==> flow/design.v <==
`timescale 1ns/1ns
module alu(
    input wire [15:0] a, b,
    input wire [3:0] alu_op,
    output reg [15:0] alu_result,
    output  wire zero
);
    always @(*) begin
    case (alu_op)
        4'b0000: alu_result = a + b;
        4'b0001: alu_result = a - b;
        4'b0010: alu_result = a & b;
        4'b0011 : alu_result = a | b;
        4'b0100: alu_result = a ^ b;
        4'b0101: alu_result = ($signed(a) < $signed(b)) ? 16'd1 : 16'd0;
        default : alu_result = 16'd0;
    endcase
end
    assign zero = (alu_result == 16'd0);
endmodule
module control(
    input wire [3:0] opcode,
    input wire is_nop,
    output reg reg_write,
    output reg alu_src,
    output reg mem_read,
    output reg mem_write,
    output reg mem_to_reg,
    output reg branch,
    output reg branch_ne,
    output reg jump,
    output reg halt,
    output reg [3:0] alu_op
);
    always @(*) begin
        reg_write = 0; alu_src = 0;
        mem_read = 0; mem_write = 0; mem_to_reg = 0;
        branch = 0; branch_ne = 0; jump = 0;
        halt = 0;
        alu_op = 4'b0000;
        if (is_nop) begin
        end else case (opcode)
            4'h0  : begin reg_write=1; alu_op=4'b0000; end
            4'h1  : begin reg_write=1; alu_op=4'b0001; end
            4'h2  : begin reg_write=1; alu_op=4'b0010; end
            4'h3   : begin reg_write=1; alu_op=4'b0011; end
            4'h4  : begin reg_write=1; alu_op=4'b0100; end
            4'h5  : begin reg_write=1; alu_op=4'b0101; end
            4'h6 : begin reg_write=1; alu_src=1; end
            4'h7 : begin reg_write=1; alu_src=1; alu_op=4'b0010; end
            4'h8  : begin reg_write=1; alu_src=1; alu_op=4'b0011; end
            4'h9 : begin reg_write=1; alu_src=1; alu_op=4'b0100; end
            4'hA   : begin reg_write=1; alu_src=1; mem_read=1; mem_to_reg=1; end
            4'hB   : begin alu_src=1; mem_write=1; end
            4'hC  : begin branch=1; alu_op=4'b0001; end
            4'hD  : begin branch_ne=1; alu_op=4'b0001; end
            4'hE : begin jump=1; end
            4'hF : begin halt=1; end
        endcase
    end
endmodule
`timescale 1ns/1ns
module regfile(
    input wire clk,
    input wire rst,
    input wire reg_write,
    input wire [3:0] rs1,
    input wire [3:0] rs2,
    input wire [3:0] rd,
    input wire [15:0] rd_data,
    output wire [15:0] rs1_data,
    output wire [15:0] rs2_data
);
    reg [15:0] regs [0:15];
    integer i;
    always @(posedge clk or posedge rst) begin
        if (rst) begin
            for (i = 0; i < 16; i = i + 1)
                regs[i] <= 16'd0;
        end 
        else if (reg_write && rd != 4'd0) begin
            regs[rd] <= rd_data;
        end
    end
    wire [15:0] rs1_raw = (rs1 == 4'd0) ? 16'd0 : regs[rs1];
    wire [15:0] rs2_raw = (rs2 == 4'd0) ? 16'd0 : regs[rs2];
    assign rs1_data = (reg_write && (rd == rs1) && (rd != 4'd0)) ? rd_data : rs1_raw;
    assign rs2_data = (reg_write && (rd == rs2) && (rd != 4'd0)) ? rd_data : rs2_raw;
endmodule
`timescale 1ns/1ns
module hazard_unit (
    input wire [3:0] ifid_rs1,
    input wire [3:0] ifid_rs2,
    input wire [3:0] idex_rd,
    input wire idex_mem_read,
    output reg pc_write,       
    output reg ifid_write,     
    output reg idex_flush      
);
    always @(*) begin
        pc_write = 1'b1;
        ifid_write = 1'b1;
        idex_flush = 1'b0;
        if (idex_mem_read &&
            (idex_rd != 4'd0) &&
            ((idex_rd == ifid_rs1) || (idex_rd == ifid_rs2))) begin
            pc_write = 1'b0;       
            ifid_write = 1'b0;     
            idex_flush = 1'b1;     
        end
    end
endmodule
`timescale 1ns/1ns
module forwarding_unit (
    input wire [3:0] idex_rs1,
    input wire [3:0] idex_rs2,
    input wire exmem_reg_write,
    input wire exmem_mem_to_reg,
    input wire [3:0] exmem_rd,
    input wire memwb_reg_write,
    input wire [3:0] memwb_rd,
    input wire wb_reg_write,
    input wire [3:0] wb_rd,
    output reg [1:0] forward_a,     
    output reg [1:0] forward_b      
);
    always @(*) begin
        forward_a = 2'b00;
        forward_b = 2'b00;
        if (exmem_reg_write && !exmem_mem_to_reg &&
            exmem_rd != 4'd0 &&
            exmem_rd == idex_rs1) begin
            forward_a = 2'b10;
        end
        else if (memwb_reg_write && memwb_rd != 4'd0 &&
                 !(exmem_reg_write && !exmem_mem_to_reg && exmem_rd == idex_rs1) &&
                 memwb_rd == idex_rs1) begin
            forward_a = 2'b01;
        end
        else if (wb_reg_write && wb_rd != 4'd0 && wb_rd == idex_rs1) begin
            forward_a = 2'b11;
        end
        if (exmem_reg_write && !exmem_mem_to_reg &&
            exmem_rd != 4'd0 &&
            exmem_rd == idex_rs2) begin
            forward_b = 2'b10;
        end
        else if (memwb_reg_write && memwb_rd != 4'd0 &&
                 !(exmem_reg_write && !exmem_mem_to_reg && exmem_rd == idex_rs2) &&
                 memwb_rd == idex_rs2) begin
            forward_b = 2'b01;
        end
        else if (wb_reg_write && wb_rd != 4'd0 && wb_rd == idex_rs2) begin
            forward_b = 2'b11;
        end
    end
endmodule
`timescale 1ns/1ns
module pipe_if_id (
    input wire clk,
    input wire rst,
    input wire stall,            
    input wire flush,            
    input wire [15:0] if_pc,
    input wire [15:0] if_instr,
    output reg [15:0] id_pc,
    output reg [15:0] id_instr
);
    always @(posedge clk or posedge rst) begin
        if (rst) begin
            id_pc <= 16'd0;
            id_instr <= 16'h0000;
        end
        else if (flush) begin
            id_pc <= 16'd0;
            id_instr <= 16'h0000;   
        end 
        else if (!stall) begin
            id_pc <= if_pc;
            id_instr <= if_instr;
        end
    end
endmodule
`timescale 1ns/1ns
module pipe_id_ex (
    input wire clk,
    input wire rst,
    input wire flush,
    input wire [15:0] id_pc,
    input wire [15:0] id_rs1_data,
    input wire [15:0] id_rs2_data,
    input wire [15:0] id_imm,
    input wire [3:0] id_rs1,
    input wire [3:0] id_rs2,
    input wire [3:0] id_rd,
    input wire [3:0] id_alu_op,
    input wire id_reg_write,
    input wire id_alu_src,
    input wire id_mem_read,
    input wire id_mem_write,
    input wire id_mem_to_reg,
    input wire id_branch,
    input wire id_branch_ne,
    output reg [15:0] ex_pc,
    output reg [15:0] ex_rs1_data,
    output reg [15:0] ex_rs2_data,
    output reg [15:0] ex_imm,
    output reg [3:0] ex_rs1,
    output reg [3:0] ex_rs2,
    output reg [3:0] ex_rd,
    output reg [3:0] ex_alu_op,
    output reg ex_reg_write,
    output reg ex_alu_src,
    output reg ex_mem_read,
    output reg ex_mem_write,
    output reg ex_mem_to_reg,
    output reg ex_branch,
    output reg ex_branch_ne
);
    always @(posedge clk or posedge rst) begin
        if (rst) begin
            ex_pc <= 16'd0;
            ex_rs1_data <= 16'd0;
            ex_rs2_data <= 16'd0;
            ex_imm <= 16'd0;
            ex_rs1 <= 4'd0;
            ex_rs2 <= 4'd0;
            ex_rd <= 4'd0;
            ex_alu_op <= 4'd0;
            ex_reg_write <= 1'b0;
            ex_alu_src <= 1'b0;
            ex_mem_read <= 1'b0;
            ex_mem_write <= 1'b0;
            ex_mem_to_reg <= 1'b0;
            ex_branch <= 1'b0;
            ex_branch_ne <= 1'b0;
        end
        else if (flush) begin
            ex_pc <= 16'd0;
            ex_rs1_data <= 16'd0;
            ex_rs2_data <= 16'd0;
            ex_imm <= 16'd0;
            ex_rs1 <= 4'd0;
            ex_rs2 <= 4'd0;
            ex_rd <= 4'd0;
            ex_alu_op <= 4'd0;
            ex_reg_write <= 1'b0;
            ex_alu_src <= 1'b0;
            ex_mem_read <= 1'b0;
            ex_mem_write <= 1'b0;
            ex_mem_to_reg <= 1'b0;
            ex_branch <= 1'b0;
            ex_branch_ne <= 1'b0;
        end
        else begin
            ex_pc <= id_pc;
            ex_rs1_data <= id_rs1_data;
            ex_rs2_data <= id_rs2_data;
            ex_imm <= id_imm;
            ex_rs1 <= id_rs1;
            ex_rs2 <= id_rs2;
            ex_rd <= id_rd;
            ex_alu_op <= id_alu_op;
            ex_reg_write <= id_reg_write;
            ex_alu_src <= id_alu_src;
            ex_mem_read <= id_mem_read;
            ex_mem_write <= id_mem_write;
            ex_mem_to_reg <= id_mem_to_reg;
            ex_branch <= id_branch;
            ex_branch_ne <= id_branch_ne;
        end
    end
endmodule
`timescale 1ns/1ns
module pipe_ex1_ex2 (
    input wire clk,
    input wire rst,
    input wire flush,            
    input wire [15:0] ex1_alu_result,
    input wire [15:0] ex1_rs2_data,
    input wire [15:0] ex1_branch_target,
    input wire [3:0] ex1_rd,
    input wire ex1_zero,
    input wire ex1_reg_write,
    input wire ex1_mem_read,
    input wire ex1_mem_write,
    input wire ex1_mem_to_reg,
    input wire ex1_branch,
    input wire ex1_branch_ne,
    output reg [15:0] ex2_alu_result,
    output reg [15:0] ex2_rs2_data,
    output reg [15:0] ex2_branch_target,
    output reg [3:0] ex2_rd,
    output reg ex2_zero,
    output reg ex2_reg_write,
    output reg ex2_mem_read,
    output reg ex2_mem_write,
    output reg ex2_mem_to_reg,
    output reg ex2_branch,
    output reg ex2_branch_ne
);
    always @(posedge clk or posedge rst) begin
        if (rst) begin
            ex2_alu_result <= 16'd0;
            ex2_rs2_data <= 16'd0;
            ex2_branch_target <= 16'd0;
            ex2_rd <= 4'd0;
            ex2_zero <= 1'b0;
            ex2_reg_write <= 1'b0;
            ex2_mem_read <= 1'b0;
            ex2_mem_write <= 1'b0;
            ex2_mem_to_reg <= 1'b0;
            ex2_branch <= 1'b0;
            ex2_branch_ne <= 1'b0;
        end 
        else if (flush) begin
            ex2_alu_result <= ex1_alu_result;
            ex2_rs2_data <= ex1_rs2_data;
            ex2_branch_target <= ex1_branch_target;
            ex2_rd <= ex1_rd;
            ex2_zero <= ex1_zero;
            ex2_reg_write <= 1'b0;
            ex2_mem_read <= 1'b0;
            ex2_mem_write <= 1'b0;
            ex2_mem_to_reg <= 1'b0;
            ex2_branch <= 1'b0;
            ex2_branch_ne <= 1'b0;
        end
        else begin
            ex2_alu_result <= ex1_alu_result;
            ex2_rs2_data <= ex1_rs2_data;
            ex2_branch_target <= ex1_branch_target;
            ex2_rd <= ex1_rd;
            ex2_zero <= ex1_zero;
            ex2_reg_write <= ex1_reg_write;
            ex2_mem_read <= ex1_mem_read;
            ex2_mem_write <= ex1_mem_write;
            ex2_mem_to_reg <= ex1_mem_to_reg;
            ex2_branch <= ex1_branch;
            ex2_branch_ne <= ex1_branch_ne;
        end
    end
endmodule
`timescale 1ns/1ns
module pipe_ex2_mem (
    input wire clk,
    input wire rst,
    input wire flush_mem,        
    input wire [15:0] ex2_alu_result,
    input wire [15:0] ex2_rs2_data,
    input wire [3:0]  ex2_rd,
    input wire [15:0] ex2_branch_target,
    input wire ex2_zero,
    input wire ex2_reg_write,
    input wire ex2_mem_read,
    input wire ex2_mem_write,
    input wire ex2_mem_to_reg,
    input wire ex2_branch,
    input wire ex2_branch_ne,
    output reg [15:0] mem_alu_result,
    output reg [15:0] mem_rs2_data,
    output reg [3:0]  mem_rd,
    output reg [15:0] mem_branch_target,
    output reg mem_zero,
    output reg mem_reg_write,
    output reg mem_mem_read,
    output reg mem_mem_write,
    output reg mem_mem_to_reg,
    output reg mem_branch,
    output reg mem_branch_ne
);
    always @(posedge clk or posedge rst) begin
        if (rst) begin
            mem_alu_result    <= 16'd0;
            mem_rs2_data      <= 16'd0;
            mem_rd            <= 4'd0;
            mem_branch_target <= 16'd0;
            mem_zero          <= 1'b0;
            mem_reg_write     <= 1'b0;
            mem_mem_read      <= 1'b0;
            mem_mem_write     <= 1'b0;
            mem_mem_to_reg    <= 1'b0;
            mem_branch        <= 1'b0;
            mem_branch_ne     <= 1'b0;
        end 
        else if (flush_mem) begin
            mem_alu_result    <= 16'd0;
            mem_rs2_data      <= 16'd0;
            mem_rd            <= 4'd0;
            mem_branch_target <= 16'd0;
            mem_zero          <= 1'b0;
            mem_reg_write     <= 1'b0;
            mem_mem_read      <= 1'b0;
            mem_mem_write     <= 1'b0;
            mem_mem_to_reg    <= 1'b0;
            mem_branch        <= 1'b0;
            mem_branch_ne     <= 1'b0;
        end 
        else begin
            mem_alu_result    <= ex2_alu_result;
            mem_rs2_data      <= ex2_rs2_data;
            mem_rd            <= ex2_rd;
            mem_branch_target <= ex2_branch_target;
            mem_zero          <= ex2_zero;
            mem_reg_write     <= ex2_reg_write;
            mem_mem_read      <= ex2_mem_read;
            mem_mem_write     <= ex2_mem_write;
            mem_mem_to_reg    <= ex2_mem_to_reg;
            mem_branch        <= ex2_branch;
            mem_branch_ne     <= ex2_branch_ne;
        end
    end
endmodule
`timescale 1ns/1ns
module pipe_mem_wb(
    input wire clk,
    input wire rst,
    input wire flush,           
    input wire mem_to_reg_in,
    input wire reg_write_in,
    input wire [15:0] alu_result_in,
    input wire [15:0] mem_data_in,
    input wire [3:0] rd_in,
    output reg mem_to_reg,
    output reg reg_write,
    output reg [15:0] alu_result,
    output reg [15:0] mem_data,
    output reg [3:0] rd
);
    always @(posedge clk or posedge rst) begin
        if (rst) begin
            mem_to_reg <= 1'b0;
            reg_write  <= 1'b0;
            alu_result <= 16'd0;
            mem_data   <= 16'd0;
            rd         <= 4'd0;
        end
        else if (flush) begin
            mem_to_reg <= 1'b0;
            reg_write  <= 1'b0;
            alu_result <= 16'd0;
            mem_data   <= 16'd0;
            rd         <= 4'd0;
        end
        else begin
            mem_to_reg <= mem_to_reg_in;
            reg_write  <= reg_write_in;
            alu_result <= alu_result_in;
            mem_data   <= mem_data_in;
            rd         <= rd_in;
        end
    end
endmodule
`timescale 1ns/1ns
module if_stage(
    input wire clk,
    input wire rst,
    input wire stall_if,           
    input wire flush_if,           
    input wire halt,               
    input wire branch_taken,       
    input wire [15:0] branch_target,   
    input wire jump_taken,         
    input wire [15:0] jump_target,     
    output wire [7:0] imem_addr,
    input wire [15:0] imem_data,
    output reg [15:0] if_pc,       
    output wire [15:0] if_instr    
);
    assign imem_addr = if_pc[7:0];
    assign if_instr = imem_data;
    always @(posedge clk or posedge rst) begin
        if (rst) begin
            if_pc <= 16'd0;
        end
        else if (branch_taken) begin
            if_pc <= branch_target;
        end
        else if (!stall_if && !halt) begin
            if (jump_taken) begin
                if_pc <= jump_target;
            end
            else begin
                if_pc <= if_pc + 16'd1;
            end
        end
    end
endmodule
`timescale 1ns/1ns
module cpu_top_pipeline (
    input wire clk,
    input wire rst,
    output wire [7:0]  imem_addr,
    input  wire [15:0] imem_data,
    output wire [7:0]  dmem_addr,
    output wire [15:0] dmem_wdata,
    output wire        dmem_we,
    input  wire [15:0] dmem_rdata,
    output wire        halted
);
    wire [15:0] if_pc, if_instr;
    wire if_stall, if_flush;
    wire [15:0] id_pc, id_instr;
    wire [3:0] id_opcode, id_rd, id_rs1, id_rs2;
    wire [15:0] id_rs1_data, id_rs2_data, id_imm;
    wire id_reg_write, id_alu_src, id_mem_read, id_mem_write, id_mem_to_reg;
    wire id_branch, id_branch_ne, id_jump;
    wire [3:0] id_alu_op;
    wire id_halt, id_pc_write;
    wire [15:0] ex1_pc, ex1_rs1_data, ex1_rs2_data, ex1_imm;
    wire [3:0] ex1_rd, ex1_rs1, ex1_rs2, ex1_alu_op;
    wire ex1_reg_write, ex1_alu_src, ex1_mem_read, ex1_mem_write, ex1_mem_to_reg;
    wire ex1_branch, ex1_branch_ne;
    wire [15:0] ex1_alu_result, ex1_branch_target;
    wire ex1_zero;
    wire [1:0] forward_a, forward_b;
    wire [15:0] ex1_rs1_fwd, ex1_rs2_fwd;
    wire [15:0] ex2_alu_result, ex2_rs2_data, ex2_branch_target;
    wire [3:0] ex2_rd;
    wire ex2_reg_write, ex2_mem_read, ex2_mem_write, ex2_mem_to_reg;
    wire ex2_branch, ex2_branch_ne, ex2_zero;
    wire [15:0] mem_alu_result, mem_rs2_data, mem_read_data, mem_branch_target;
    wire [3:0] mem_rd;
    wire mem_reg_write, mem_mem_read, mem_mem_write, mem_mem_to_reg;
    wire mem_branch, mem_branch_ne, mem_zero;
    wire [15:0] wb_alu_result, wb_mem_data, wb_write_data;
    wire [3:0] wb_rd;
    wire wb_reg_write, wb_mem_to_reg;
    wire stall_signal, flush_signal;
    wire branch_taken, jump_taken;
    wire [15:0] jump_target;
    wire ifid_write_en;
    reg fetch_stop;
    reg halt_ex1, halt_ex2, halt_mem, halt_wb;
    wire id_halt_go;
    assign halted = halt_wb;
    always @(posedge clk or posedge rst) begin
        if (rst) begin
            fetch_stop <= 1'b0;
            halt_ex1 <= 1'b0;
            halt_ex2 <= 1'b0;
            halt_mem <= 1'b0;
            halt_wb <= 1'b0;
        end
        else begin
            if (branch_taken)
                fetch_stop <= 1'b0;
            else if (id_halt_go)
                fetch_stop <= 1'b1;
            halt_ex1 <= id_halt_go;
            halt_ex2 <= halt_ex1 && !branch_taken;
            halt_mem <= halt_ex2;
            halt_wb <= halt_wb || halt_mem;
        end
    end
    hazard_unit u_hazard (
        .ifid_rs1(id_rs1),
        .ifid_rs2(id_rs2),
        .idex_rd(ex1_rd),
        .idex_mem_read(ex1_mem_read),
        .pc_write(id_pc_write),
        .ifid_write(ifid_write_en),
        .idex_flush(flush_signal)
    );
    assign stall_signal = ~ifid_write_en;
    assign jump_taken = id_jump && !stall_signal && !branch_taken && !fetch_stop;
    assign id_halt_go = id_halt && !stall_signal && !branch_taken && !fetch_stop;
    assign jump_target = {{4{id_instr[11]}}, id_instr[11:0]};   
    assign branch_taken = (ex2_branch && ex2_zero) || (ex2_branch_ne && !ex2_zero);
    assign if_flush = branch_taken || jump_taken || id_halt_go || fetch_stop;
    if_stage u_if (
        .clk(clk),
        .rst(rst),
        .stall_if(stall_signal),
        .flush_if(if_flush),
        .halt(fetch_stop || id_halt_go),
        .branch_taken(branch_taken),
        .branch_target(ex2_branch_target),
        .jump_taken(jump_taken),
        .jump_target(jump_target),
        .imem_addr(imem_addr),
        .imem_data(imem_data),
        .if_pc(if_pc),
        .if_instr(if_instr)
    );
    pipe_if_id u_if_id (
        .clk(clk),
        .rst(rst),
        .stall(stall_signal),
        .flush(if_flush),
        .if_pc(if_pc),
        .if_instr(if_instr),
        .id_pc(id_pc),
        .id_instr(id_instr)
    );
    assign id_opcode = id_instr[15:12];
    assign id_rd = id_instr[11:8];
    assign id_rs1 = id_instr[7:4];
    assign id_rs2 = id_instr[3:0];
    assign id_imm = {{12{id_instr[3]}}, id_instr[3:0]};   
    control u_ctrl (
        .opcode(id_opcode),
        .is_nop(id_instr == 16'h0000),
        .reg_write(id_reg_write),
        .alu_src(id_alu_src),
        .mem_read(id_mem_read),
        .mem_write(id_mem_write),
        .mem_to_reg(id_mem_to_reg),
        .branch(id_branch),
        .branch_ne(id_branch_ne),
        .jump(id_jump),
        .alu_op(id_alu_op),
        .halt(id_halt)
    );
    regfile u_rf (
        .clk(clk),
        .rst(rst),
        .reg_write(wb_reg_write),
        .rs1(id_rs1),
        .rs2(id_rs2),
        .rd(wb_rd),
        .rd_data(wb_write_data),
        .rs1_data(id_rs1_data),
        .rs2_data(id_rs2_data)
    );
    pipe_id_ex u_id_ex (
        .clk(clk),
        .rst(rst),
        .flush(flush_signal || if_flush),
        .id_pc(id_pc),
        .id_rs1(id_rs1),
        .id_rs2(id_rs2),
        .id_rd(id_rd),
        .id_rs1_data(id_rs1_data),
        .id_rs2_data(id_rs2_data),
        .id_imm(id_imm),
        .id_alu_op(id_alu_op),
        .id_reg_write(id_reg_write),
        .id_alu_src(id_alu_src),
        .id_mem_read(id_mem_read),
        .id_mem_write(id_mem_write),
        .id_mem_to_reg(id_mem_to_reg),
        .id_branch(id_branch),
        .id_branch_ne(id_branch_ne),
        .ex_pc(ex1_pc),
        .ex_rs1(ex1_rs1),
        .ex_rs2(ex1_rs2),
        .ex_rd(ex1_rd),
        .ex_rs1_data(ex1_rs1_data),
        .ex_rs2_data(ex1_rs2_data),
        .ex_imm(ex1_imm),
        .ex_alu_op(ex1_alu_op),
        .ex_reg_write(ex1_reg_write),
        .ex_alu_src(ex1_alu_src),
        .ex_mem_read(ex1_mem_read),
        .ex_mem_write(ex1_mem_write),
        .ex_mem_to_reg(ex1_mem_to_reg),
        .ex_branch(ex1_branch),
        .ex_branch_ne(ex1_branch_ne)
    );
    forwarding_unit u_fwd (
        .idex_rs1(ex1_rs1),
        .idex_rs2(ex1_rs2),
        .exmem_reg_write(ex2_reg_write),
        .exmem_mem_to_reg(ex2_mem_to_reg),
        .exmem_rd(ex2_rd),
        .memwb_reg_write(mem_reg_write),
        .memwb_rd(mem_rd),
        .wb_reg_write(wb_reg_write),
        .wb_rd(wb_rd),
        .forward_a(forward_a),
        .forward_b(forward_b)
    );
    wire [15:0] mem_fwd_data = mem_mem_to_reg ? mem_read_data : mem_alu_result;
    assign ex1_rs1_fwd = (forward_a == 2'b10) ? ex2_alu_result :
                         (forward_a == 2'b01) ? mem_fwd_data : 
                         (forward_a == 2'b11) ? wb_write_data :
                         ex1_rs1_data;
    assign ex1_rs2_fwd = (forward_b == 2'b10) ? ex2_alu_result :
                         (forward_b == 2'b01) ? mem_fwd_data : 
                         (forward_b == 2'b11) ? wb_write_data :
                         ex1_rs2_data;
    wire [15:0] alu_input_b = ex1_alu_src ? ex1_imm : ex1_rs2_fwd;
    alu u_alu (
        .a(ex1_rs1_fwd),
        .b(alu_input_b),
        .alu_op(ex1_alu_op),
        .alu_result(ex1_alu_result),
        .zero(ex1_zero)
    );
    assign ex1_branch_target = ex1_pc + ex1_imm;
    pipe_ex1_ex2 u_ex1_ex2 (
        .clk(clk),
        .rst(rst),
        .flush(branch_taken),
        .ex1_alu_result(ex1_alu_result),
        .ex1_rs2_data(ex1_rs2_fwd),
        .ex1_rd(ex1_rd),
        .ex1_branch_target(ex1_branch_target),
        .ex1_zero(ex1_zero),
        .ex1_reg_write(ex1_reg_write),
        .ex1_mem_read(ex1_mem_read),
        .ex1_mem_write(ex1_mem_write),
        .ex1_mem_to_reg(ex1_mem_to_reg),
        .ex1_branch(ex1_branch),
        .ex1_branch_ne(ex1_branch_ne),
        .ex2_alu_result(ex2_alu_result),
        .ex2_rs2_data(ex2_rs2_data),
        .ex2_rd(ex2_rd),
        .ex2_branch_target(ex2_branch_target),
        .ex2_zero(ex2_zero),
        .ex2_reg_write(ex2_reg_write),
        .ex2_mem_read(ex2_mem_read),
        .ex2_mem_write(ex2_mem_write),
        .ex2_mem_to_reg(ex2_mem_to_reg),
        .ex2_branch(ex2_branch),
        .ex2_branch_ne(ex2_branch_ne)
    );
    pipe_ex2_mem u_ex2_mem (
        .clk(clk),
        .rst(rst),
        .flush_mem(1'b0),
        .ex2_alu_result(ex2_alu_result),
        .ex2_rs2_data(ex2_rs2_data),
        .ex2_rd(ex2_rd),
        .ex2_branch_target(ex2_branch_target),
        .ex2_reg_write(ex2_reg_write),
        .ex2_mem_read(ex2_mem_read),
        .ex2_mem_write(ex2_mem_write),
        .ex2_mem_to_reg(ex2_mem_to_reg),
        .ex2_branch(ex2_branch),
        .ex2_branch_ne(ex2_branch_ne),
        .ex2_zero(ex2_zero),
        .mem_alu_result(mem_alu_result),
        .mem_rs2_data(mem_rs2_data),
        .mem_rd(mem_rd),
        .mem_branch_target(mem_branch_target),
        .mem_reg_write(mem_reg_write),
        .mem_mem_read(mem_mem_read),
        .mem_mem_write(mem_mem_write),
        .mem_mem_to_reg(mem_mem_to_reg),
        .mem_branch(mem_branch),
        .mem_branch_ne(mem_branch_ne),
        .mem_zero(mem_zero)
    );
    assign dmem_addr = mem_alu_result[7:0];
    assign dmem_wdata = mem_rs2_data;
    assign dmem_we = mem_mem_write;
    assign mem_read_data = dmem_rdata;
    pipe_mem_wb u_mem_wb (
        .clk(clk),
        .rst(rst),
        .flush(1'b0),
        .mem_to_reg_in(mem_mem_to_reg),
        .reg_write_in(mem_reg_write),
        .alu_result_in(mem_alu_result),
        .mem_data_in(mem_read_data),
        .rd_in(mem_rd),
        .mem_to_reg(wb_mem_to_reg),
        .reg_write(wb_reg_write),
        .alu_result(wb_alu_result),
        .mem_data(wb_mem_data),
        .rd(wb_rd)
    );
    assign wb_write_data = wb_mem_to_reg ? wb_mem_data : wb_alu_result;
endmodule
# From RTL to reports: cpu_top_pipeline
# What the tools print for cpu_top_pipeline, step after step.
# Line numbers count from 1 in the design file above.
# Operators: Yosys type, input widths -> output width; for muxes data width and select width s.
# Library cell names are shortened.
# A cell with -- has no value.
# design
top	cpu_top_pipeline
clk_port	clk
library	sky130hd
lib_corner	tt_025C_1v80

# Elaborated design
# Yosys after proc, flatten, opt, wreduce and memory -nomap, before mapping. Print and check cells are not counted. Equal cells are merged and count once.
# Memory sizes are those after Yosys's memory passes, which may raise the word count (mostly to a power of two), join words into wider ones and drop unused or constant bits.
# classes
addsub	4
n_mul	0
div_mod_pow	0
cmp	1
eq_ne	67
n_shift	0
n_mux	64
logic	3
reduce_and_logical	72
# op_table
operator	n
$pmux 16 s15	2
$mux 16	24
$eq 4x4->1 const B	24
$pmux 16 s6	1
$eq 4x3->1 const B	14
$eq 4x4->1	10
$add 16x16->16	2
$logic_not 16->1	2
$eq 4x2->1 const B	8
$logic_and 1x1->1	30
$reduce_and 2->1	15
$mux 1	26
$mux 4	5
$add 16x1->16 const B	1
$sub 16x16->16	1
$lt 16x16->1	1
$and 16x16->16	1
$or 16x16->16	1
$xor 16x16->16	1
$eq 4x1->1 const B	4
$reduce_bool 4->1	4
$logic_not 4->1	3
$mux 2	6
$logic_or 1x1->1	8
$logic_not 1->1	8
$eq 2x2->1 const B	4
$eq 2x1->1 const B	2
$reduce_bool 2->1	2
$ne 2x2->1 const B	1
# bits
register_bits	515
latchBits	0
ramBits	0
rom_bits	192
clocked_rd_ports_x_width	0
n_memories	1
inputBits	34
output_inout_bits	34
elab_cells	271
# mem_list
name	size	width	rd	write_ports	line_no	text
(no name shown)	16	12	1	0	42	end else case (opcode)

# Logic depth
# Depth = most cells in a row (Yosys ltp): at word level without a register or memory, in the mapped netlist without a sequential cell, where the memories' decode and read muxes count.
# logic_depth
word_depth	17
ABC_AREA	1
ltp_mapped	31
ltp_nobuf	29

# Mapped cells and area
# Source: synth_stat.txt of the flow (Yosys; design flattened, memories mapped). It holds for the ABC_AREA given above (unset counts as 0); a run with the other value may have another netlist.
# The area totals of this step are shown rounded.
# synth_totals
cell_count	3301
synth_area_um2	25000
seqArea_um2	12000
ff_cells	465
n_buf	167
# by_type
cell_type	n	type_area_um2
dfrtp_1	465	1.16E+04
nand2_1	813	3.05E+03
o21ai_0	346	1.73E+03
inv_1	431	1.62E+03
nor2_1	323	1.21E+03
o22ai_1	158	988.448
nand3_1	171	855.821
ha_1	57	713.184
a21oi_1	89	445.427
clkbuf_1	89	334.07
buf_2	43	215.206
xnor2_1	22	192.685
a41oi_1	20	175.168
buf_4	23	172.666
nand4_1	25	156.4
xor2_1	16	140.134
nor3_1	24	120.115
buf_6	10	112.608
# Not listed: further types 35, cells in them 176.

# Worst setup path after synthesis
# Path of least setup slack by OpenSTA after synthesis, without wires, with an ideal clock, recovery checks aside; 20% of the period is set as input and as output delay. Where synthesis merged equal registers, the netlist keeps one of their names.
# synth_timing
path_type	register to register
start	register u_id_ex.ex_imm[14]
end	register u_ex1_ex2.ex2_zero
clock_period_ps	5500
setup_ps	71
launch_ps	0
arrival_time_ps	3425
required_time_ps	5429
path_slack_ps	2004
delay_ps	3496
stages	32
path_buffers	2
synth_period_reached_ps	3496
# "delay_ps" = arrival - input delay + setup time.
# "stages" counts driving pins, that of a launching flip-flop among them; a cell with two outputs on the path counts twice.
# "synth_period_reached_ps" = period - worst setup slack (recovery checks aside). The figure is calculated, with input and output delays left at 20% of the set period.
# The rows between start and end are the longest chain of elaborated cells between them; the timing report does not say that the signal goes this way. Where chains are equally long, one stands for them.
# A line is the first line of the expression or statement that the cell stems from. Yosys adds cells for indexed reads and writes and turns some case tables into memories.
# A register here has more assigning lines than the two given.
# synth_between
path_cell_list	dfrtp_1 -> buf_2 -> inv_2 -> nand2_1 -> nand2_1 -> nand2_1 -> nor2_2 -> nand3_2 -> nand3_4 -> inv_2 -> buf_6 -> nand2_1 -> nand3_1 -> nand2_1 -> nand2_1 -> a21boi_0 -> ha_1 -> inv_1 -> fa_1 -> inv_1 -> nand2_1 -> nand2_1 -> nand3b_1 -> nand2_1 -> nand3b_1 -> nand2_1 -> nand2_1 -> nand3_1 -> nand2_1 -> nor2_1 -> nand3_1 -> nor2_1
elab_chain_len	5
cells_between	10
lines_between	9
cone_classes	add/sub (2); compare (1); mux (3); logic (3); reduce/logical (1)
# synth_lines
element	line_no	text
start, declared	207	output reg [15:0] ex_imm,
start, assigned	225	ex_imm <= 16'd0;
start, assigned	259	ex_imm <= id_imm;
$mux 16	683	wire [15:0] alu_input_b = ex1_alu_src ? ex1_imm : ex1_rs2_fwd;
$lt 16x16->1	15	4'b0101: alu_result = ($signed(a) < $signed(b)) ? 16'd1 : 16'd0;
$mux 1	15
$pmux 16 s6	9	case (alu_op)
$logic_not 16->1	19	assign zero = (alu_result == 16'd0);
end, assigned	321	ex2_zero <= ex1_zero;
end, assigned	334	ex2_zero <= ex1_zero;
end, declared	294	output reg ex2_zero,

# Worst path after layout
# From the final timing report of stored run 1: the path of least setup slack in the routed layout; clock arrival at registers is part of the times.
# The report prints the path's times to 10 ps; the period is as set.
# layout_timing
path_type	register to register
start	register u_id_ex.ex_rs2[1]
end	register u_ex1_ex2.ex2_zero
clock_period_ps	5500
setup_ps	100
launch_ps	650
arrival_time_ps	6170
required_time_ps	6060
path_slack_ps	-110
stages	26
path_buffers	3
# A register here has more assigning lines than the two given.
# layout_between
path_cell_list	dfrtp_2 -> buf_4 -> xnor2_4 -> nand2_1 -> nor2_4 -> nand3_4 -> buf_4 -> inv_2 -> nor2_1 -> nand3b_1 -> nand3b_1 -> a21oi_4 -> ha_1 -> buf_2 -> nor2_1 -> and2_1 -> nand2_1 -> nand2_1 -> nand2_1 -> nand3_1 -> nand3_1 -> nor2_1 -> nand2_1 -> nor2_1 -> nand3_1 -> nor2_4
cells_between	28
cone_classes	add/sub (2); compare (1); eq/ne (6); mux (9); logic (3); reduce/logical (7)
# layout_lines
element	line_no	text
start, declared	209	output reg [3:0] ex_rs2,
start, assigned	227	ex_rs2 <= 4'd0;
start, assigned	261	ex_rs2 <= id_rs2;
end, assigned	321	ex2_zero <= ex1_zero;
end, assigned	334	ex2_zero <= ex1_zero;
end, declared	294	output reg ex2_zero,
# Chain of elaborated cells between the ends: none given.
# Some nets on the timed path still bear RTL names; the line given drives or declares the net.
# layout_nets
signal	line_no	text
ex1_alu_result[7]	9	case (alu_op)

Appendix: measured runs

Settings and measured results of 2 stored flow runs for module cpu_top_pipeline (sky130hd), not sorted in any way. The constraints put input and output delay at 20% of the set period each and load the outputs with 0.01 pF.
"period_less_ws_ps" = clock period - worst setup slack. The figure is calculated, with input and output delays left at 20% of the set period.
"critical_path_time_ps": the worst setup path's part of the clock period (all of it between registers, 20% less for each end at a port) less its slack. A launch clock that arrives late makes it longer, a capture clock that arrives late makes it shorter.
"totalPower_w" rests on the timing tool's default activity at the inputs, not on a simulated workload.
"critical_path_time_ps" is given in steps of 10 ps.
The results are shown rounded.

Stored run 1, flow files:
==> flow/run.sh <==
#!/bin/bash
# the make line also repeats the synthesis and layout settings of config.mk as NAME=value (left out here)
make -C /OpenROAD-flow-scripts/flow DESIGN_CONFIG=/design/flow/config.mk WORK_HOME=/design/flow/orfs CLKGATE_MAP_FILE= finish
==> flow/config.mk <==
export PLATFORM = sky130hd
export DESIGN_NAME = cpu_top_pipeline
export DESIGN_NICKNAME = cpu_top_pipeline
export VERILOG_FILES = /design/flow/design.v
export SDC_FILE = /design/flow/constraint.sdc
export NUM_CORES = 4
export LEC_CHECK = 0
export ABC_AREA = 1
export CAP_MARGIN = 30
export CELL_PAD_IN_SITES_DETAIL_PLACEMENT = 2
export CORE_MARGIN = 2
export CORE_UTILIZATION = 40
export CTS_CLUSTER_SIZE = 96
export GPL_TIMING_DRIVEN = 0
export SETUP_SLACK_MARGIN = 0.43
export SLEW_MARGIN = 20
==> flow/constraint.sdc <==
create_clock -name core_clock -period 5.5 [get_ports {clk}]
set_input_delay 1.1000 -clock core_clock [delete_from_list [all_inputs] [get_ports {clk}]]
set_output_delay 1.1000 -clock core_clock [all_outputs]
set_load 0.01 [all_outputs]

==> results of stored run 1, as CSV <==
result,value
synthesis_area_um2,25000
design.die.area_um2,65000
post_route_stdcell_area_um2,30000
layout_utilization_pct,48
setup_worst_slack_ps,-110
fin_tns_ps,-110
hold_ws_ps,350
totalPower_w,0.0076
period_less_ws_ps,5611
critical_path_time_ps,5610
worstPathKind,"register to register"

Stored run 2, flow files:
==> flow/run.sh <==
#!/bin/bash
# the make line also repeats the synthesis and layout settings of config.mk as NAME=value (left out here)
make -C /OpenROAD-flow-scripts/flow DESIGN_CONFIG=/design/flow/config.mk WORK_HOME=/design/flow/orfs CLKGATE_MAP_FILE= finish
==> flow/config.mk <==
export PLATFORM = sky130hd
export DESIGN_NAME = cpu_top_pipeline
export DESIGN_NICKNAME = cpu_top_pipeline
export VERILOG_FILES = /design/flow/design.v
export SDC_FILE = /design/flow/constraint.sdc
export NUM_CORES = 4
export LEC_CHECK = 0
export ABC_AREA = 1
export CAP_MARGIN = 20
export CELL_PAD_IN_SITES_DETAIL_PLACEMENT = 2
export CORE_MARGIN = 2
export CORE_UTILIZATION = 40
export SETUP_SLACK_MARGIN = 0.43
export SLEW_MARGIN = 20
==> flow/constraint.sdc <==
create_clock -name core_clock -period 5.5 [get_ports {clk}]
set_input_delay 1.1000 -clock core_clock [delete_from_list [all_inputs] [get_ports {clk}]]
set_output_delay 1.1000 -clock core_clock [all_outputs]
set_load 0.01 [all_outputs]

==> results of stored run 2, as CSV <==
result,value
synthesis_area_um2,25000
design.die.area_um2,65000
post_route_stdcell_area_um2,29000
layout_utilization_pct,46
setup_worst_slack_ps,100
fin_tns_ps,0
hold_ws_ps,350
totalPower_w,0.0077
period_less_ws_ps,5395
critical_path_time_ps,5400
worstPathKind,"register to register"
